==> flow/design.v <==
module alu #(
    parameter INST_W = 4,
    parameter INT_W  = 6,
    parameter FRAC_W = 10,
    parameter DATA_W = INT_W + FRAC_W
)(
    input                      i_clk,
    input                      i_rst_n,
    input                      i_in_valid,
    output                     o_busy,
    input         [INST_W-1:0] i_inst,
    input  signed [DATA_W-1:0] i_data_a,
    input  signed [DATA_W-1:0] i_data_b,
    output                     o_out_valid,
    output        [DATA_W-1:0] o_data
);
localparam SADD = 4'd0;  
localparam SSUB = 4'd1;  
localparam SMUL = 4'd2;  
localparam SACC = 4'd3;  
localparam SOFT = 4'd4;  
localparam XOR = 4'd5;   
localparam ARSH = 4'd6;  
localparam LROT = 4'd7;  
localparam CLZ = 4'd8;   
localparam RM4 = 4'd9;   
localparam MEM_H = 16;   
integer i;
localparam RANGE1 = 6'b100000;
localparam RANGE2 = 6'b010000;
localparam RANGE3 = 6'b001000;
localparam RANGE4 = 6'b000100;
localparam RANGE5 = 6'b000010;
localparam RANGE6 = 6'b000001;
localparam WAIT = 1'b0;
localparam EXE = 1'b1;
reg signed [DATA_W-1:0] comb_result; 
reg [DATA_W-1:0] rot_result; 
reg [DATA_W-1:0] add_sub_result;
reg signed [DATA_W+3:0] acc_result20;
reg signed [DATA_W-1:0] acc_result;
reg signed [DATA_W:0] add_sub_result17;
reg [DATA_W-1:0] arsh_result;
reg [2*DATA_W-1:0] lrot_base;
reg [DATA_W-1:0] lrot_result;
reg [4:0] clz_result;
reg [12:0] rm4_result;
reg [7:0] clz8;
reg [3:0] clz4;
wire [5:0] soft_range;
reg signed [DATA_W-1:0] soft_result;
reg [DATA_W-1:0] o_data_buffer;
reg busy_buffer;
reg ovalid_buffer;
reg [INST_W-1:0] inst_buffer;
reg signed [DATA_W-1:0] data_a_buffer;
reg signed [DATA_W-1:0] data_b_buffer;
reg signed [DATA_W+3:0] acc_mem [MEM_H-1:0];     
reg cs, ns;
always @(posedge i_clk or negedge i_rst_n) begin
    if(!i_rst_n) begin
        for (i=0; i<16; i=i+1) begin
            acc_mem[i] <= 20'd0;
        end
    end
    else if (inst_buffer == SACC)begin
        acc_mem[data_a_buffer[3:0]] <= acc_result20;
    end
end
always @(posedge i_clk or negedge i_rst_n) begin
    if(!i_rst_n) begin
        cs <= WAIT;
    end
    else begin
        cs <= ns;
    end
end
always @(*) begin
    if (cs == WAIT) begin
        ns = (i_in_valid) ? EXE : WAIT;
    end
    else begin
        ns = WAIT;
    end
end
always @(posedge i_clk or negedge i_rst_n) begin
    if(!i_rst_n) begin
        busy_buffer <= 1'b0;
        ovalid_buffer <= 1'b0;
        inst_buffer <= 4'd0;
        o_data_buffer <= 16'd0;
        data_a_buffer <= 16'd0;
        data_b_buffer <= 16'd0;
    end
    else begin
        inst_buffer <= i_inst;
        o_data_buffer <= comb_result;
        data_a_buffer <= i_data_a;
        data_b_buffer <= i_data_b;
        if (cs == WAIT) begin
            busy_buffer <= (i_in_valid) ? 1'b1 : 1'b0;
            ovalid_buffer <= 1'b0;
        end
        else begin
            busy_buffer <= 1'b0;
            ovalid_buffer <= 1'b1;
        end
    end
end
assign o_data = o_data_buffer;
assign o_out_valid = ovalid_buffer;
assign o_busy = busy_buffer;
assign soft_range[5] = data_a_buffer >= 16'sh0800;                                      
assign soft_range[4] = (data_a_buffer >= 16'sh0000) && (data_a_buffer < 16'sh0800);     
assign soft_range[3] = (data_a_buffer >= 16'shfc00) && (data_a_buffer < 16'sh0000);     
assign soft_range[2] = (data_a_buffer >= 16'shf800) && (data_a_buffer < 16'shfc00);     
assign soft_range[1] = (data_a_buffer >= 16'shf400) && (data_a_buffer < 16'shf800);     
assign soft_range[0] = (data_a_buffer < 16'shf400);                                     
always @(*) begin
    comb_result = 16'd0;
    case(inst_buffer)
        SADD : begin
            comb_result = add_sub_result;
        end
        SSUB : begin
            comb_result = add_sub_result;
        end 
        SMUL : begin
            comb_result = S_mul(data_a_buffer, data_b_buffer);
        end
        SACC : begin
            comb_result = acc_result;
        end
        SOFT : begin
            comb_result = soft_result;
        end
        XOR : begin
            comb_result = data_a_buffer ^ data_b_buffer;
        end
        ARSH : begin
            comb_result = arsh_result;
        end
        LROT : begin
            comb_result = lrot_result;
        end
        CLZ : begin
            comb_result = (clz_result[4]) ? 16'h0010 : {12'b0, clz_result[3:0]};
        end
        RM4 : begin
            comb_result = {3'd0,rm4_result};
        end
    endcase
end
always @(*) begin
    acc_result20 = (acc_mem[data_a_buffer[3:0]] + data_b_buffer);
    if (acc_result20 > 20'sh07fff) begin
        acc_result = 16'h7fff;
    end
    else if (acc_result20 < 20'shf8000) begin
        acc_result = 16'h8000;
    end
    else begin
        acc_result = acc_result20[DATA_W-1:0];
    end
end
always @(*) begin
    add_sub_result17 = (inst_buffer[0]) ? (data_a_buffer - data_b_buffer) : (data_a_buffer + data_b_buffer);
    if (!add_sub_result17[DATA_W]) begin  
        add_sub_result = (add_sub_result17 > 17'sh07fff) ? 16'h7fff : add_sub_result17[DATA_W-1:0];  
    end
    else begin   
        add_sub_result = (add_sub_result17 < 17'sh18000) ? 16'h8000 : add_sub_result17[DATA_W-1:0];
    end
end
always @(*) begin
    soft_result = 16'd0;
    case (soft_range)
        RANGE1 : begin               
            soft_result = data_a_buffer;                                                                     
        end 
        RANGE2 : begin                           
            soft_result = dev3($signed({data_a_buffer, 1'b0}) + 18'sh00800);     
        end
        RANGE3 : begin
            soft_result = dev3($signed(({data_a_buffer[DATA_W-1], data_a_buffer})) + 18'sh00800);          
        end
        RANGE4 : begin
            soft_result = dev9($signed({data_a_buffer, 1'b0}) + 18'sh01400);     
        end
        RANGE5 : begin
            soft_result = dev9($signed({data_a_buffer[DATA_W-1], data_a_buffer}) + 18'sh00c00);          
        end
        RANGE6 : begin
            soft_result = 16'd0;                                                                     
        end
    endcase
end
always @(*) begin
    arsh_result = data_a_buffer >>> data_b_buffer[4:0];
end
always @(*) begin
    lrot_base = {2{data_a_buffer}};
    lrot_result = lrot_base[(5'd16-data_b_buffer[4:0])+:DATA_W];
end
always @(*) begin
    clz_result[4] = (~|data_a_buffer);
    clz_result[3] = (~|data_a_buffer[15:8]);
    clz8 = (clz_result[3]) ? data_a_buffer[7:0] : data_a_buffer[15:8];
    clz_result[2] = (~|clz8[7:4]);
    clz4 = (clz_result[2]) ? clz8[3:0] : clz8[7:4];
    clz_result[1] = (~|clz4[3:2]);
    clz_result[0] = (clz_result[1]) ? ~clz4[1] : ~clz4[3];
end
always @(*) begin
    for (i=0; i<13; i=i+1) begin
        rm4_result[i] = data_a_buffer[i+:4] == data_b_buffer[(15-i)-:4];
    end
end
function automatic [DATA_W-1:0] S_mul;
    input signed [DATA_W-1:0] data_a;
    input signed [DATA_W-1:0] data_b;
    reg signed [2*DATA_W-1:0] mul_result;
    begin
        mul_result = data_a * data_b;
        if (!mul_result[2*DATA_W-1]) begin
            if (mul_result > 32'sh01fffc00) begin
                S_mul = 16'h7fff;  
            end
            else begin
                S_mul = (mul_result[9]) ? mul_result[25:10] + 16'sd1 : mul_result[25:10];   
            end
        end
        else begin
            if (mul_result < 32'shfe000000) begin
                S_mul = 16'h8000;   
            end
            else begin
                S_mul = (mul_result[9]) ? mul_result[25:10] + 16'sd1 : mul_result[25:10];   
            end
        end
    end
endfunction
localparam EXT_BIT = 10;
function automatic [DATA_W-1:0] dev3;
    input signed [17:0] devident;        
    reg signed [EXT_BIT+17:0] ext_devident;
    reg signed [EXT_BIT+17:0] Q0;
    reg signed [EXT_BIT+17:0] Q1;
    reg signed [EXT_BIT+17:0] Q2;
    reg signed [EXT_BIT+17:0] Q3, Q3_plus1;
    begin
        ext_devident = {devident, 10'b0};            
        Q0 = ((ext_devident >> 2) + ext_devident) >> 2;
        Q1 = (Q0 + ext_devident) >> 1;
        Q2 = ((Q1 >> 6) + Q1);
        Q3 = ((Q2 >> 12) + Q2) >> 1;
        Q3_plus1 = Q3 + $signed({18'h00001,10'b0});   
        dev3 = (Q3[EXT_BIT-1]) ? Q3_plus1[EXT_BIT+15:EXT_BIT] : Q3[EXT_BIT+15:EXT_BIT];
    end
endfunction
function automatic [DATA_W-1:0] dev9;
    input signed [17:0] devident;
    reg signed [EXT_BIT+17:0] ext_devident;
    reg signed [EXT_BIT+17:0] Q0;
    reg signed [EXT_BIT+17:0] Q1;
    reg signed [EXT_BIT+17:0] Q2;
    reg signed [EXT_BIT+17:0] Q3, Q3_plus1;
    begin
        ext_devident = {devident, 10'b0};    
        Q0 = ((ext_devident >> 1) + ext_devident) >> 1;
        Q1 = (Q0 + ext_devident) >> 1;
        Q2 = ((Q1 >> 6) + Q1);
        Q3 = ((Q2 >> 12) + Q2) >> 3;
        Q3_plus1 = Q3 + $signed({18'h00001,10'b0});   
        dev9 = (Q3[EXT_BIT-1]) ? Q3_plus1[EXT_BIT+15:EXT_BIT] : Q3[EXT_BIT+15:EXT_BIT];
    end
endfunction
endmodule
# ---- Reports on alu
# Tool output for the design above, in the order of the flow.
# Line numbers count from 1 in the design file above.
# Operators: Yosys type, input widths -> output width; for muxes data width and select width s.
# Cell names lack the library's common part.
# A cell with n/a has no value.
dict set report inputs {
  design {alu}
  clock {i_clk}
  lib {sky130hd}
  pvt_corner {tt_025C_1v80}
}

# ---- After elaboration
# Yosys after proc, flatten, opt, wreduce and memory -nomap, before mapping. Print and check cells are not counted.
dict set report op_classes {
  n_addsub 29
  reduce_and_logical 30
  logic 3
  shifts 2
  mux 24
  multipliers 1
  compare 16
  eq_ne 42
}
# operator count
set op_table {}
lappend op_table {{$mul 16x16->32} 1}
lappend op_table {{$pmux 20 s16} 1}
lappend op_table {{$mux 16} 13}
lappend op_table {{$pmux 16 s9} 1}
lappend op_table {{$add 21x27->28} 4}
lappend op_table {{$pmux 16 s5} 1}
lappend op_table {{$add 17x28->28} 2}
lappend op_table {{$add 27x27->28} 2}
lappend op_table {{$add 27x28->28} 2}
lappend op_table {{$add 28x27->28} 2}
lappend op_table {{$add 28x28->28} 2}
lappend op_table {{$add 17x27->27} 2}
lappend op_table {{$add 25x11->26 const B} 2}
lappend op_table {{$add 26x11->26 const B} 2}
lappend op_table {{$eq 4x4->1} 13}
lappend op_table {{$eq 4x4->1 const B} 10}
lappend op_table {{$add 16x13->17 const B} 2}
lappend op_table {{$ge 16x13->1 const B} 2}
lappend op_table {{$lt 16x13->1 const B} 2}
lappend op_table {{$reduce_and 2->1} 16}
lappend op_table {{$gt 32x26->1 const B} 1}
lappend op_table {{$lt 32x26->1 const B} 1}
lappend op_table {{$shiftx 32x6->16} 1}
lappend op_table {{$eq 4x3->1 const B} 8}
lappend op_table {{$add 20x16->20} 1}
lappend op_table {{$gt 20x16->1 const B} 1}
lappend op_table {{$lt 20x16->1 const B} 1}
lappend op_table {{$add 17x13->18 const B} 1}
# Other operator kinds: 35; their cells: 50.
dict set report word_totals {
  register_bits 374
  in_bits 39
  word_cells 169
  out_inout_bits 18
}

# ---- Longest topological paths
# Longest topological path by Yosys (ltp), each cell counted once; first at word level (registers and memories cut), then after technology mapping (sequential cells cut; the memories' decode and read muxes count).
dict set report logic_depth {
  depth_word 9
  ABC_AREA 0
  ltp_mapped 53
  depth_no_buf 52
}

# ---- Mapped cells and area
# Yosys stat after the flow's synthesis: flattened, memories mapped to cells. It holds for the ABC_AREA given above (unset counts as 0); a run with the other value may have another netlist.
# cell_type count type_area_um2
set types {}
lappend types {dfrtp_1 374 9.36E+03}
lappend types {fa_1 270 5.41E+03}
lappend types {ha_1 409 5.12E+03}
lappend types {nand2_1 620 2.33E+03}
lappend types {xnor2_1 265 2.32E+03}
lappend types {o21ai_0 457 2.29E+03}
lappend types {inv_1 455 1.71E+03}
lappend types {a21oi_1 285 1.43E+03}
lappend types {nor2_1 251 942.154}
lappend types {xor2_1 101 884.598}
lappend types {a22oi_1 101 758.227}
lappend types {clkbuf_1 192 720.691}
lappend types {a21o_1 84 630.605}
lappend types {and2_1 89 556.784}
lappend types {nand3_1 97 485.466}
lappend types {mux2_2 41 461.693}
lappend types {nor3_1 73 365.35}
lappend types {a222oi_1 33 330.317}
# Not listed: further types 82, cells in them 649.
dict set report mapped {
  area_um2 41154.5
  n_buf 221
  sequential_area_um2 9359.0
  cell_count 4846
  flip_flops 374
}

# ---- Worst setup path after synthesis
# Path of least setup slack by OpenSTA after synthesis, without wires, with an ideal clock, recovery checks aside; 20% of the period is set as input and as output delay. Where synthesis merged equal registers, the netlist keeps one of their names.
dict set report synth_timing {
  kind {register to register}
  startpoint {register data_a_buffer[1]}
  endpoint {register o_data_buffer[6]}
  n_path_buf 0
  tclk_ns 11.0
  launch_ns 0.000
  path_delay_ns 9.836
  arrival_time_ns 9.705
  setup_ns 0.131
  path_stages 52
  path_slack_ns 1.164
  period_less_setup_slack_ns 9.836
}
# "path_delay_ns" = arrival - input delay + setup time.
# "path_stages" counts driving pins, that of a launching flip-flop among them; a cell with two outputs on the path counts twice.
# "period_less_setup_slack_ns" is the clock period less the worst setup slack; recovery checks do not enter. This is arithmetic on one report: input and output delays are still those of the set period (20% each).
dict set report synth_between {
  path_cell_list {dfrtp_1 inv_1 ha_1 a21o_1 a21oi_1 o21ai_0 a21oi_1 o21ai_0 a21oi_1 nor2b_1 nor2_1 nor2b_1 nor2_1 nor2_1 a32oi_1 o21a_1 xnor2_1 ha_1 (+16 left out) o21ai_0 o32a_1 nand2_1 or3b_2 a31oi_1 nor2b_1 nor2_1 nor2b_1 nor2_1 xnor2_1 ha_1 nand2_1 o21ai_0 a22o_1 nand2_1 xor2_1 o22ai_1 or3_1}
}
# item line_no
set synth_lines {}
lappend synth_lines {{start: declaration} 56} ;# reg signed [DATA_W-1:0] data_a_buffer;
lappend synth_lines {{start: assignment} 92} ;# data_a_buffer <= 16'd0;
lappend synth_lines {{start: assignment} 98} ;# data_a_buffer <= i_data_a;
lappend synth_lines {{end: assignment} 91} ;# o_data_buffer <= 16'd0;
lappend synth_lines {{end: assignment} 97} ;# o_data_buffer <= comb_result;
lappend synth_lines {{end: declaration} 52} ;# reg [DATA_W-1:0] o_data_buffer;
# No chain of elaborated cells between the ends is given.

# ---- Timing after layout
# From the final timing report of flow run A: the path of least setup slack in the routed layout; clock arrival at registers is part of the times.
dict set report layout_timing {
  kind {register to register}
  startpoint {register data_a_buffer[2]}
  endpoint {register o_data_buffer[14]}
  path_slack_ns 0.53
  tclk_ns 11.0
  setup_ns 0.18
  launch_ns 0.60
  n_path_buf 0
  arrival_time_ns 10.88
  path_stages 49
}
dict set report layout_between {
  path_cell_list {dfrtp_2 ha_1 fa_1 a21o_1 a21oi_1 o21bai_1 a21oi_2 o21bai_1 a21oi_2 o21bai_1 a21oi_1 nor2_1 nor2_1 o22ai_1 a21oi_1 xnor2_1 ha_1 or3_1 (+13 left out) ha_1 a21oi_1 o211ai_1 a21oi_1 o21ai_1 a21oi_1 xnor2_1 ha_1 and3_1 o211ai_1 a21boi_0 nor2b_1 nand2_1 nor2_1 xnor2_1 o21ai_0 nor4b_1 o221ai_1}
}
# item line_no
set layout_lines {}
lappend layout_lines {{start: declaration} 56} ;# reg signed [DATA_W-1:0] data_a_buffer;
lappend layout_lines {{start: assignment} 92} ;# data_a_buffer <= 16'd0;
lappend layout_lines {{start: assignment} 98} ;# data_a_buffer <= i_data_a;
lappend layout_lines {{end: assignment} 91} ;# o_data_buffer <= 16'd0;
lappend layout_lines {{end: assignment} 97} ;# o_data_buffer <= comb_result;
lappend layout_lines {{end: declaration} 52} ;# reg [DATA_W-1:0] o_data_buffer;
# No chain of elaborated cells between the ends is given.

# Top module alu; platform sky130hd; tools Yosys and OpenROAD; 5 stored runs in no particular order. Input and output delays are each 20% of the period that was set; the output load is 0.01 pF.
# "achieved_clock_period_ns" is the run's clock period less its worst setup slack. It is reckoned from that one timing run; input and output delays stay at 20% of the period that was set.
# "critical_path_time_ns" is the time allowed to the run's worst setup path (the clock period less input and output delay, where it has them) less its slack. Clock arrival times count: a late capture clock shortens it, a late launch clock lengthens it.
run="flow run A" settings CAP_MARGIN=35 CORE_MARGIN=4 CTS_CLUSTER_DIAMETER=392 HOLD_SLACK_MARGIN=0.07 MAX_ROUTING_LAYER="met5" TNS_END_PERCENT=15 period_ns=11.0 CORE_UTILIZATION=40 SLEW_MARGIN=20
run="flow run A" results critical_path_time_ns=10.47 critical_path_kind="register to register" post_route_stdcell_area_um2=45419.8 yosys.chip_area_um2=41154.5 die_um2=108083.0 layout_utilization_pct=44.5 ws_hold_ns=0.412 fin_tns_ns=0.000 worstSetupSlack_ns=0.530 achieved_clock_period_ns=10.470
run="flow run B" settings ABC_AREA=0 CAP_MARGIN=5 CELL_PAD_IN_SITES_GLOBAL_PLACEMENT=2 CORE_ASPECT_RATIO=1.43 CORE_MARGIN=8 CORE_UTILIZATION=36 CTS_CLUSTER_DIAMETER=335 GPL_ROUTABILITY_DRIVEN=1 GPL_TIMING_DRIVEN=1 MAX_ROUTING_LAYER="met4" MIN_ROUTING_LAYER="met2" PLACE_DENSITY_LB_ADDON=0.12 SETUP_SLACK_MARGIN=-0.48 SLEW_MARGIN=25 TNS_END_PERCENT=40 period_ns=7.58
run="flow run B" results critical_path_time_ns=9.42 critical_path_kind="register to register" post_route_stdcell_area_um2=54690.0 yosys.chip_area_um2=41154.5 die_um2=125566.0 layout_utilization_pct=48.1 ws_hold_ns=0.409 fin_tns_ns=-25.525 worstSetupSlack_ns=-1.843 achieved_clock_period_ns=9.423
run="flow run C" settings CAP_MARGIN=35 CORE_MARGIN=3 CTS_CLUSTER_DIAMETER=392 CTS_CLUSTER_SIZE=75 GPL_ROUTABILITY_DRIVEN=1 GPL_TIMING_DRIVEN=0 HOLD_SLACK_MARGIN=0.15 MAX_ROUTING_LAYER="met4" MIN_ROUTING_LAYER="met2" PLACE_DENSITY_LB_ADDON=0.27 SLEW_MARGIN=40 TNS_END_PERCENT=15 period_ns=11.0 CORE_UTILIZATION=40
run="flow run C" outcome="incomplete, routing halted on GRT-0116"
run="flow run D" settings CAP_MARGIN=35 CORE_MARGIN=4 MAX_ROUTING_LAYER="met4" TNS_END_PERCENT=15 period_ns=11.0 CORE_UTILIZATION=40 SLEW_MARGIN=20
run="flow run D" results critical_path_time_ns=10.34 critical_path_kind="register to register" post_route_stdcell_area_um2=45723.9 yosys.chip_area_um2=41154.5 die_um2=108083.0 layout_utilization_pct=44.8 ws_hold_ns=0.409 fin_tns_ns=0.000 worstSetupSlack_ns=0.661 achieved_clock_period_ns=10.339
run="flow run E" settings CAP_MARGIN=5 CORE_MARGIN=8 CORE_UTILIZATION=33 CTS_CLUSTER_DIAMETER=335 GPL_ROUTABILITY_DRIVEN=0 GPL_TIMING_DRIVEN=0 MAX_ROUTING_LAYER="met5" MIN_ROUTING_LAYER="met1" PLACE_DENSITY=0.41 period_ns=7.58 SLEW_MARGIN=20
run="flow run E" results critical_path_time_ns=9.95 critical_path_kind="register to register" post_route_stdcell_area_um2=50746.2 yosys.chip_area_um2=41154.5 die_um2=136268.0 layout_utilization_pct=41.0 ws_hold_ns=0.406 fin_tns_ns=-31.732 worstSetupSlack_ns=-2.374 achieved_clock_period_ns=9.954
